==> flow/design.v <==
`timescale 1ns / 1ps
module uart_rx(
               input               clk          ,		 
               input               rst_n        ,	
               input               din          ,
               output  reg [7:0]    dout         ,		
               output  reg         dout_vld     
               );
parameter    	   BPS	  =	217;	 
reg   [14:0]        cnt0         ;
wire                add_cnt0     ;
wire                end_cnt0     ;
reg   [ 3:0]        cnt1         ;
wire                add_cnt1     ;
wire                end_cnt1     ;
reg                 rx0          ;	
reg                 rx1          ;	
reg                 rx2          ;	
wire                rx_en        ;
reg                 flag_add     ;
always @ (posedge clk or negedge rst_n) begin
	if(!rst_n) begin
		rx0 <= 1'b1;
        rx1 <= 1'b1;
        rx2 <= 1'b1;
	end
	else begin
		rx0 <= din;
        rx1 <= rx0;
        rx2 <= rx1;
	end
end
assign rx_en = rx2 & ~rx1;	
always @(posedge clk or negedge rst_n)begin
    if(!rst_n)begin
        cnt0 <= 0;
    end
    else if(add_cnt0)begin
        if(end_cnt0)
            cnt0 <= 0;
        else
            cnt0 <= cnt0 + 1;
    end
end
assign add_cnt0 = flag_add;
assign end_cnt0 = add_cnt0 && cnt0==BPS-1 ;
always @(posedge clk or negedge rst_n)begin 
    if(!rst_n)begin
        cnt1 <= 0;
    end
    else if(add_cnt1)begin
        if(end_cnt1)
            cnt1 <= 0;
        else
            cnt1 <= cnt1 + 1;
    end
end
assign add_cnt1 = end_cnt0;
assign end_cnt1 = add_cnt1 && cnt1==9-1 ;  
always @ (posedge clk or negedge rst_n)begin
	if(!rst_n) begin
		flag_add <= 1'b0;
	end
	else if(rx_en) begin		
		flag_add <= 1'b1;	
	end
    else if(end_cnt1) begin		
		flag_add <= 1'b0;	
	end
end
always @ (posedge clk or negedge rst_n)begin
	if(!rst_n) begin
		dout <= 8'd0;
	end
	else if(add_cnt0 && cnt0==BPS/2-1 && cnt1!=0) begin		 
	    dout[cnt1-1]<= rx2 ;
	end
end
always @ (posedge clk or negedge rst_n)begin
	if(!rst_n) begin
		dout_vld <= 1'b0;
	end
    else if(end_cnt1) begin		
		dout_vld <= 1'b1;	
	end
	else begin	
        dout_vld <= 1'b0;			
	end
end
endmodule
`timescale 1ns / 1ps
module uart_tx(
                 input             clk    ,			
                 input             rst_n  ,		
                 input [7:0]       din    ,
                 input             din_vld,	  
                 output reg        rdy    ,   
                 output reg        dout   
             );
parameter         BPS    = 217;
reg   [7:0]       tx_data_tmp;	
reg               flag_add   ;
reg   [14:0]      cnt0       ;
wire              add_cnt0   ;
wire              end_cnt0   ;
reg   [ 3:0]      cnt1       ;
wire              add_cnt1   ;
wire              end_cnt1   ;
wire  [ 9:0]      data       ;
always  @(posedge clk or negedge rst_n)begin
    if(rst_n==1'b0)begin
        flag_add <= 0;
    end
    else if(flag_add==0 && din_vld)begin
        flag_add <= 1;
    end
    else if(end_cnt1)begin
        flag_add <= 0;
    end
end
always @(posedge clk or negedge rst_n)begin
    if(!rst_n)begin
        cnt0 <= 0;
    end
    else if(add_cnt0)begin
        if(end_cnt0)
            cnt0 <= 0;
        else
            cnt0 <= cnt0 + 1;
    end
end
assign add_cnt0 = flag_add;
assign end_cnt0 = add_cnt0 && cnt0==BPS-1 ;
always @(posedge clk or negedge rst_n)begin 
    if(!rst_n)begin
        cnt1 <= 0;
    end
    else if(add_cnt1)begin
        if(end_cnt1)
            cnt1 <= 0;
        else
            cnt1 <= cnt1 + 1;
    end
end
assign add_cnt1 = end_cnt0;
assign end_cnt1 = add_cnt1 && cnt1==10-1 ;
always @ (posedge clk or negedge rst_n) begin
	if(!rst_n) begin
		tx_data_tmp <=8'd0;
	end
	else if(flag_add==1'b0 && din_vld) begin	
		tx_data_tmp <= din;	
	end
end
always @ (posedge clk or negedge rst_n) begin
	if(!rst_n) begin
		dout <= 1'b1;
	end
	else if(add_cnt0 && cnt0==1-1)begin
        dout<= data[cnt1];
    end 
end
assign  data = {1'b1,tx_data_tmp,1'b0};  
always  @(*)begin
    if(din_vld || flag_add)
        rdy = 1'b0;
    else
        rdy = 1'b1;
end
endmodule
module  uart_top(
								input  clk,
								input  rst_n,
								input  din,
								input sw8,
								output  reg  [23:0] pic_out,
								output  reg [16:0] addr,
								output  reg wr_ram,
								output  tx,
								output  reg pic_done,    
								output  reg  pic_download,    
								output  reg [7:0] rgb_led
								);
	wire   dout_vld;
	wire  [7:0] dout;
	reg [3:0] code_p;
	reg  [4:0]  cnt;
	reg  [3:0]  state;
	wire  [3:0]  code;
	wire [7:0]  temp;
	reg [23:0] pic_reg;
	parameter  monitor=0;   
	parameter  second=1 ;
	parameter  third=2 ;
	parameter   fouth=3;
	parameter   fiveth=4;
	parameter   sixth=5;
	parameter   send=6;
	parameter   stop=7;
	assign temp=(dout>8'd57)?(dout-8'd87):(dout-8'd48);
	assign code=temp[3:0];
	always  @ (posedge clk or negedge rst_n)
	    begin
			if  (!rst_n)
			   begin
			      state<=monitor;
				  wr_ram<=1;
				  pic_out<=0;
				  addr<=0;
				  pic_done<=0;
				  end
			else
	case (state)
	monitor:	begin
				   if (dout_vld)
						begin
						    wr_ram<=1;	
							pic_reg[23:20]<=code;
							state<=second;
							code_p<=code;
						end
				 else
				          state<=monitor;
					end
	second:	begin
					if (dout_vld)
							begin
								pic_reg[19:16]<=code;
								state<=third;
								rgb_led<={code_p,code};
							end
					else
							state<=second;
					end
		third:		begin
					if (dout_vld)
						begin
							pic_reg[15:12]<=code;
							state<=fouth;
							code_p<=code;
						end
					else
						state<=third;
					end
		fouth:		begin
					if (dout_vld)
						begin
							pic_reg[11:8]<=code;
							state<=fiveth;
							rgb_led<={code_p,code};
						end
					else
						state<=fouth;
					end
		fiveth:		begin
					if (dout_vld)
						begin
							pic_reg[7:4]<=code;
							state<=sixth;
							code_p<=code;
						end
					else
						state<=fiveth;
					end
        sixth:		begin
					if (dout_vld)
						begin
							pic_reg[3:0]<=code;
							state<=send;
							rgb_led<={code_p,code};
						end
					else
						state<=sixth;
					end
		send: 	 begin
						wr_ram<=0;
						pic_out<=pic_reg;
						if (addr<479)
							begin
								addr<=addr+1;								
								pic_done<=0;
								state<=monitor;
							end
			         else if (addr==479)
					        begin								 
							     addr<=0;		
								 pic_done<=1;
								 state<=stop;								
							end	 
						end
		stop:  begin
					if  (sw8==1)
					    state<=monitor;
					else
						begin
						state<=stop;
						end
				  end
		     endcase
		end
		always  @ (posedge  clk or negedge rst_n)
		    begin
				if (!rst_n)
					cnt<=0;
				else if (state==send)
				    cnt<=cnt+1;
			    else 
					cnt<=cnt;
			end
		always  @ (posedge  clk or negedge rst_n)
			begin
				if (!rst_n)
					pic_download<=1;
		   else if (cnt>=15)
					pic_download<=0;
			else
					pic_download<=1;
			end
		uart_rx #(.BPS(16)) uart_rx(
								.clk(clk),
								.rst_n(rst_n),
								.din(din),
								.dout(dout),
								.dout_vld(dout_vld)
								);
	   uart_tx #(.BPS(16)) uart_tx(
                              .clk(clk)    ,			
                              .rst_n(rst_n)  ,		
							  .din_vld(dout_vld)    ,
							  .din(dout),
							  .dout(tx),
							  .rdy()
							); 
		endmodule 
# Reports on uart_top
# What the tools print for uart_top, step after step.
# Line numbers count from 1 in the design file above.
# Operators carry their Yosys type and port widths (W data, S select, Z words).
# Cell names lack the library's common part.
setup:
  design: "uart_top"
  clock: "clk"
  library: "sky130hd"
  lib_corner: "tt_025C_1v80"

# Elaborated design
# Yosys after proc, flatten, opt, wreduce and memory -nomap, before mapping. Memory bits, and registers merged into a memory's read port (data or address), are not among the register bits. Print and check cells are not counted.
word_totals:
  reg_bits: 150
  in_bits: 4
op_classes:
  addsub: 10
  n_cmp: 3
  eq_ne: 17
  shift: 3
  n_mux: 31
  n_logic: 6
  reduce_and_logical: 31
ops:
  columns: ["op", "count"]
  rows:
  - ["$mux W17", 2]
  - ["$shift A1 B33 Y8", 1]
  - ["$shift A1 B33 Y8 const A", 1]
  - ["$neg A32 Y33", 1]
  - ["$pmux W4 S8", 1]
  - ["$add A15 B1 Y15 const B", 2]
  - ["$eq A15 B4 Y1 const B", 2]
  - ["$mux W15", 2]
  - ["$mux W4", 7]
  - ["$reduce_and A3 Y1", 8]
  - ["$add A17 B1 Y17 const B", 1]
  - ["$lt A17 B9 Y1 const B", 1]
  - ["$eq A17 B9 Y1 const B", 1]
  - ["$eq A4 B3 Y1 const B", 4]
  - ["$mux W8", 2]
  - ["$eq A15 B3 Y1 const B", 1]
  - ["$logic_not A15 Y1", 1]
  - ["$mux W1", 12]
  - ["$shiftx A10 B4 Y1", 1]
  - ["$logic_and A1 B1 Y1", 8]
  - ["$reduce_bool A2 Y1", 4]
  - ["$add A4 B1 Y4 const B", 2]
  - ["$eq A4 B2 Y1 const B", 2]
  - ["$eq A4 B4 Y1 const B", 2]
  - ["$gt A8 B6 Y1 const B", 1]
  - ["$and A8 B8 Y8", 1]
  - ["$or A8 B8 Y8", 1]
  - ["$not A8 Y8", 1]
# Other operator kinds: 19; their cells: 28.

# Longest topological paths
# Yosys ltp: most cells in a row. Word level: on the elaborated netlist, between registers, memories and ports. Mapped: between sequential cells and ports; inverters and the memories' decode and read muxes count.
logic_depth:
  ltp_word: 6
  ABC_AREA: 0
  mapped_depth: 13
  ltp_nobuf: 12

# Netlist
# The flow's flattened synthesis, as Yosys stat reports it; memories are mapped. The netlist is that of the ABC_AREA named above (0 if unset); the other value can give another one.
# Totals and module areas in this step are rounded.
synth_totals:
  mapped_cells: 528
  synth_area_um2: 6660
  seq_area_um2: 4040
  flip_flops: 154
  buffers: 22
types:
  columns: ["cell_type", "count"]
  rows:
  - ["dfrtp_1", 111]
  - ["edfxtp_1", 36]
  - ["mux2_2", 43]
  - ["ha_1", 22]
  - ["dfstp_2", 7]
  - ["xnor2_1", 20]
  - ["nand2_1", 42]
  - ["xor2_1", 16]
  - ["nor4_1", 18]
  - ["nor2_1", 27]
  - ["and3_1", 16]
  - ["nand3_1", 20]
  - ["inv_1", 21]
  - ["o21ai_0", 15]
  - ["clkbuf_1", 18]
  - ["nand4_1", 9]
  - ["mux2i_1", 5]
  - ["or3_1", 8]
# Other cell types: 38; their cells: 74.
# The figures by module come from a second, unflattened synthesis with its own total; it is not the netlist above.
unflattened:
  hier_cells: 532
  hier_area_um2: 6860
# Each row is one instance without its submodules.
by_module:
  columns: ["module", "n_inst", "cells", "area_um2"]
  rows:
  - ["uart_top", 1, 242, 3640]
  - ["uart_rx (BPS=16)", 1, 167, 1790]
  - ["uart_tx (BPS=16)", 1, 123, 1430]

# Path before layout
# Path of least setup slack by OpenSTA after synthesis, without wires, with an ideal clock, recovery checks aside; 20% of the period is set as input and as output delay. Where synthesis merged equal registers, the netlist keeps one of their names.
synth_timing:
  path_type: "reg2reg"
  start: "register uart_rx.cnt1[0]"
  end: "register uart_rx.dout[3]"
  clock_period_ns: 10.0
  arrival_ns: 3.228
  slack_ns: 6.644
  path_delay_ns: 3.356
  path_stages: 11
  n_path_buf: 1
  synth_period_reached_ns: 3.356
# "path_delay_ns" is the arrival time less input delay plus setup time.
# "path_stages" counts driving pins, that of a launching flip-flop among them; a cell with two outputs on the path counts twice.
# "synth_period_reached_ns" is the clock period less the worst setup slack; recovery checks do not enter. This is arithmetic on one report: input and output delays are still those of the set period (20% each).
# Between the ends stands the longest chain of elaborated cells between them, by number of cells; it is not shown to be the way that was timed. Of several equally long chains one is given.
# Each line given opens the expression or statement behind the cell; cells for indexed reads and writes are added by Yosys, which also makes memories of some case tables.
# At most two assigning lines are given for a register; there are more.
# Lines with a computed index may be missing from the assigning lines.
synth_between:
  path_cell_list: "dfrtp_1 -> buf_2 -> inv_1 -> ha_1 -> or3b_2 -> ha_1 -> or4b_4 -> nor4_4 -> nand3_2 -> nor4_1 -> mux2_1"
  elab_chain_cells: 6
synth_lines:
  columns: ["item", "line", "text"]
  rows:
  - ["start, declared", 13, "reg   [ 3:0]        cnt1         ;"]
  - ["start, assigned", 49, "cnt1 <= 0;"]
  - ["start, assigned", 55, "cnt1 <= cnt1 + 1;"]
  - ["$sub A4 B1 Y5", 76, "dout[cnt1-1]<= rx2 ;"]
  - ["$neg A32 Y33", 76, null]
  - ["$shift A1 B33 Y8", 76, null]
  - ["$not A8 Y8", 76, null]
  - ["$and A8 B8 Y8", 76, null]
  - ["$or A8 B8 Y8", 76, null]
  - ["end, assigned", 73, "dout <= 8'd0;"]
  - ["end, declared", 6, "output reg [7:0] dout ,"]

# Path in the finished layout
# Path of least setup slack in the final report of run A (OpenROAD, finished layout, wires in). Where an end is a register, its clock arrival counts in the times.
layout_timing:
  path_type: "reg2reg"
  start: "register uart_rx.cnt1[0]"
  end: "register uart_rx.dout[3]"
  clock_period_ns: 10.0
  arrival_ns: 3.93
  slack_ns: 6.37
  path_stages: 11
  n_path_buf: 0
# Between the ends stands the longest chain of elaborated cells between them, by number of cells; it is not shown to be the way that was timed. Of several equally long chains one is given.
# At most two assigning lines are given for a register; there are more.
# Lines with a computed index may be missing from the assigning lines.
layout_between:
  path_cell_list: "dfrtp_1 -> inv_1 -> ha_1 -> xor2_2 -> or3_1 -> ha_1 -> or4b_4 -> nor4_4 -> nand3_2 -> nor4_1 -> mux2_1"
  elab_chain_cells: 6
layout_lines:
  columns: ["item", "line", "text"]
  rows:
  - ["start, declared", 13, "reg   [ 3:0]        cnt1         ;"]
  - ["start, assigned", 49, "cnt1 <= 0;"]
  - ["start, assigned", 55, "cnt1 <= cnt1 + 1;"]
  - ["$sub A4 B1 Y5", 76, "dout[cnt1-1]<= rx2 ;"]
  - ["$neg A32 Y33", 76, null]
  - ["$shift A1 B33 Y8", 76, null]
  - ["$not A8 Y8", 76, null]
  - ["$and A8 B8 Y8", 76, null]
  - ["$or A8 B8 Y8", 76, null]
  - ["end, assigned", 73, "dout <= 8'd0;"]
  - ["end, declared", 6, "output reg [7:0] dout ,"]

## Implementation results

uart_top through Yosys and OpenROAD on sky130hd: 3 stored runs, unordered, with their settings and measured results. The constraints put input and output delay at 20% of the set period each and load the outputs with 0.01 pF.
"period_less_ws_ns" is the run's clock period less its worst setup slack. It is reckoned from that one timing run; input and output delays stay at 20% of the period that was set.
By "timing.worst_path_ns" is meant the share of the clock period that the worst setup path is allowed (20% is reserved at inputs, 20% at outputs), minus its slack. Clock arrival times at its registers enter into it.
"power_total_uw": no workload was simulated; the value follows from the tool's default switching activity.
The measured numbers are rounded.

--- run A ---
==> flow/run.sh <==
#!/bin/bash
# the make line also repeats the synthesis and layout settings of config.mk as NAME=value (left out here)
make -C /OpenROAD-flow-scripts/flow DESIGN_CONFIG=/design/flow/config.mk WORK_HOME=/design/flow/orfs CLKGATE_MAP_FILE= finish
==> flow/config.mk <==
export PLATFORM = sky130hd
export DESIGN_NAME = uart_top
export DESIGN_NICKNAME = uart_top
export VERILOG_FILES = /design/flow/design.v
export SDC_FILE = /design/flow/constraint.sdc
export NUM_CORES = 4
export LEC_CHECK = 0
export CAP_MARGIN = 20
export CORE_MARGIN = 2
export CORE_UTILIZATION = 40
export CTS_CLUSTER_DIAMETER = 343
export HOLD_SLACK_MARGIN = 0.04
export SLEW_MARGIN = 20
==> flow/constraint.sdc <==
create_clock -name core_clock -period 10.0 [get_ports {clk}]
set_input_delay 2.0000 -clock core_clock [delete_from_list [all_inputs] [get_ports {clk}]]
set_output_delay 2.0000 -clock core_clock [all_outputs]
set_load 0.01 [all_outputs]

==> results, as YAML <==
results:
  worst_setup_slack_ns: 6.37
  ys_area_um2: 6660
  power_total_uw: 1580
  utilization_pct: 48.8
  setupTns_ns: 0.000
  timing.worst_path_ns: 3.63
  critical_path_type: "reg2reg"
  period_less_ws_ns: 3.630
  final_die_area_um2: 17700
  layout_stdcell_area_um2: 8010

--- run B ---
==> flow/run.sh <==
#!/bin/bash
# the make line also repeats the synthesis and layout settings of config.mk as NAME=value (left out here)
make -C /OpenROAD-flow-scripts/flow DESIGN_CONFIG=/design/flow/config.mk WORK_HOME=/design/flow/orfs CLKGATE_MAP_FILE= finish
==> flow/config.mk <==
export PLATFORM = sky130hd
export DESIGN_NAME = uart_top
export DESIGN_NICKNAME = uart_top
export VERILOG_FILES = /design/flow/design.v
export SDC_FILE = /design/flow/constraint.sdc
export NUM_CORES = 4
export LEC_CHECK = 0
export CAP_MARGIN = 30
export CORE_MARGIN = 4
export CORE_UTILIZATION = 61
export CTS_CLUSTER_DIAMETER = 260
export GPL_ROUTABILITY_DRIVEN = 1
export GPL_TIMING_DRIVEN = 0
export PLACE_DENSITY_LB_ADDON = 0.07
export SLEW_MARGIN = 20
==> flow/constraint.sdc <==
create_clock -name core_clock -period 3.42 [get_ports {clk}]
set_input_delay 0.6840 -clock core_clock [delete_from_list [all_inputs] [get_ports {clk}]]
set_output_delay 0.6840 -clock core_clock [all_outputs]
set_load 0.01 [all_outputs]

==> results, as YAML <==
results:
  setupTns_ns: 0.000
  layout_stdcell_area_um2: 8090
  period_less_ws_ns: 3.344
  worst_setup_slack_ns: 0.076
  power_total_uw: 4650
  ys_area_um2: 6660
  final_die_area_um2: 12600
  utilization_pct: 77.3
  timing.worst_path_ns: 3.34
  critical_path_type: "reg2reg"

--- run C ---
==> flow/run.sh <==
#!/bin/bash
# the make line also repeats the synthesis and layout settings of config.mk as NAME=value (left out here)
make -C /OpenROAD-flow-scripts/flow DESIGN_CONFIG=/design/flow/config.mk WORK_HOME=/design/flow/orfs CLKGATE_MAP_FILE= finish
==> flow/config.mk <==
export PLATFORM = sky130hd
export DESIGN_NAME = uart_top
export DESIGN_NICKNAME = uart_top
export VERILOG_FILES = /design/flow/design.v
export SDC_FILE = /design/flow/constraint.sdc
export NUM_CORES = 4
export LEC_CHECK = 0
export CAP_MARGIN = 20
export CELL_PAD_IN_SITES_DETAIL_PLACEMENT = 2
export CELL_PAD_IN_SITES_GLOBAL_PLACEMENT = 1
export CORE_ASPECT_RATIO = 1.5
export CORE_MARGIN = 3
export CORE_UTILIZATION = 43
export CTS_CLUSTER_DIAMETER = 343
export CTS_CLUSTER_SIZE = 60
export GPL_TIMING_DRIVEN = 0
export HOLD_SLACK_MARGIN = 0.04
export SETUP_SLACK_MARGIN = 1.72
export SLEW_MARGIN = 5
==> flow/constraint.sdc <==
create_clock -name core_clock -period 10.0 [get_ports {clk}]
set_input_delay 2.0000 -clock core_clock [delete_from_list [all_inputs] [get_ports {clk}]]
set_output_delay 2.0000 -clock core_clock [all_outputs]
set_load 0.01 [all_outputs]

==> results, as YAML <==
results:
  period_less_ws_ns: 3.908
  layout_stdcell_area_um2: 8090
  utilization_pct: 53.4
  final_die_area_um2: 17000
  ys_area_um2: 6660
  setupTns_ns: 0.000
  timing.worst_path_ns: 3.91
  critical_path_type: "reg2reg"
  power_total_uw: 1630
  worst_setup_slack_ns: 6.09
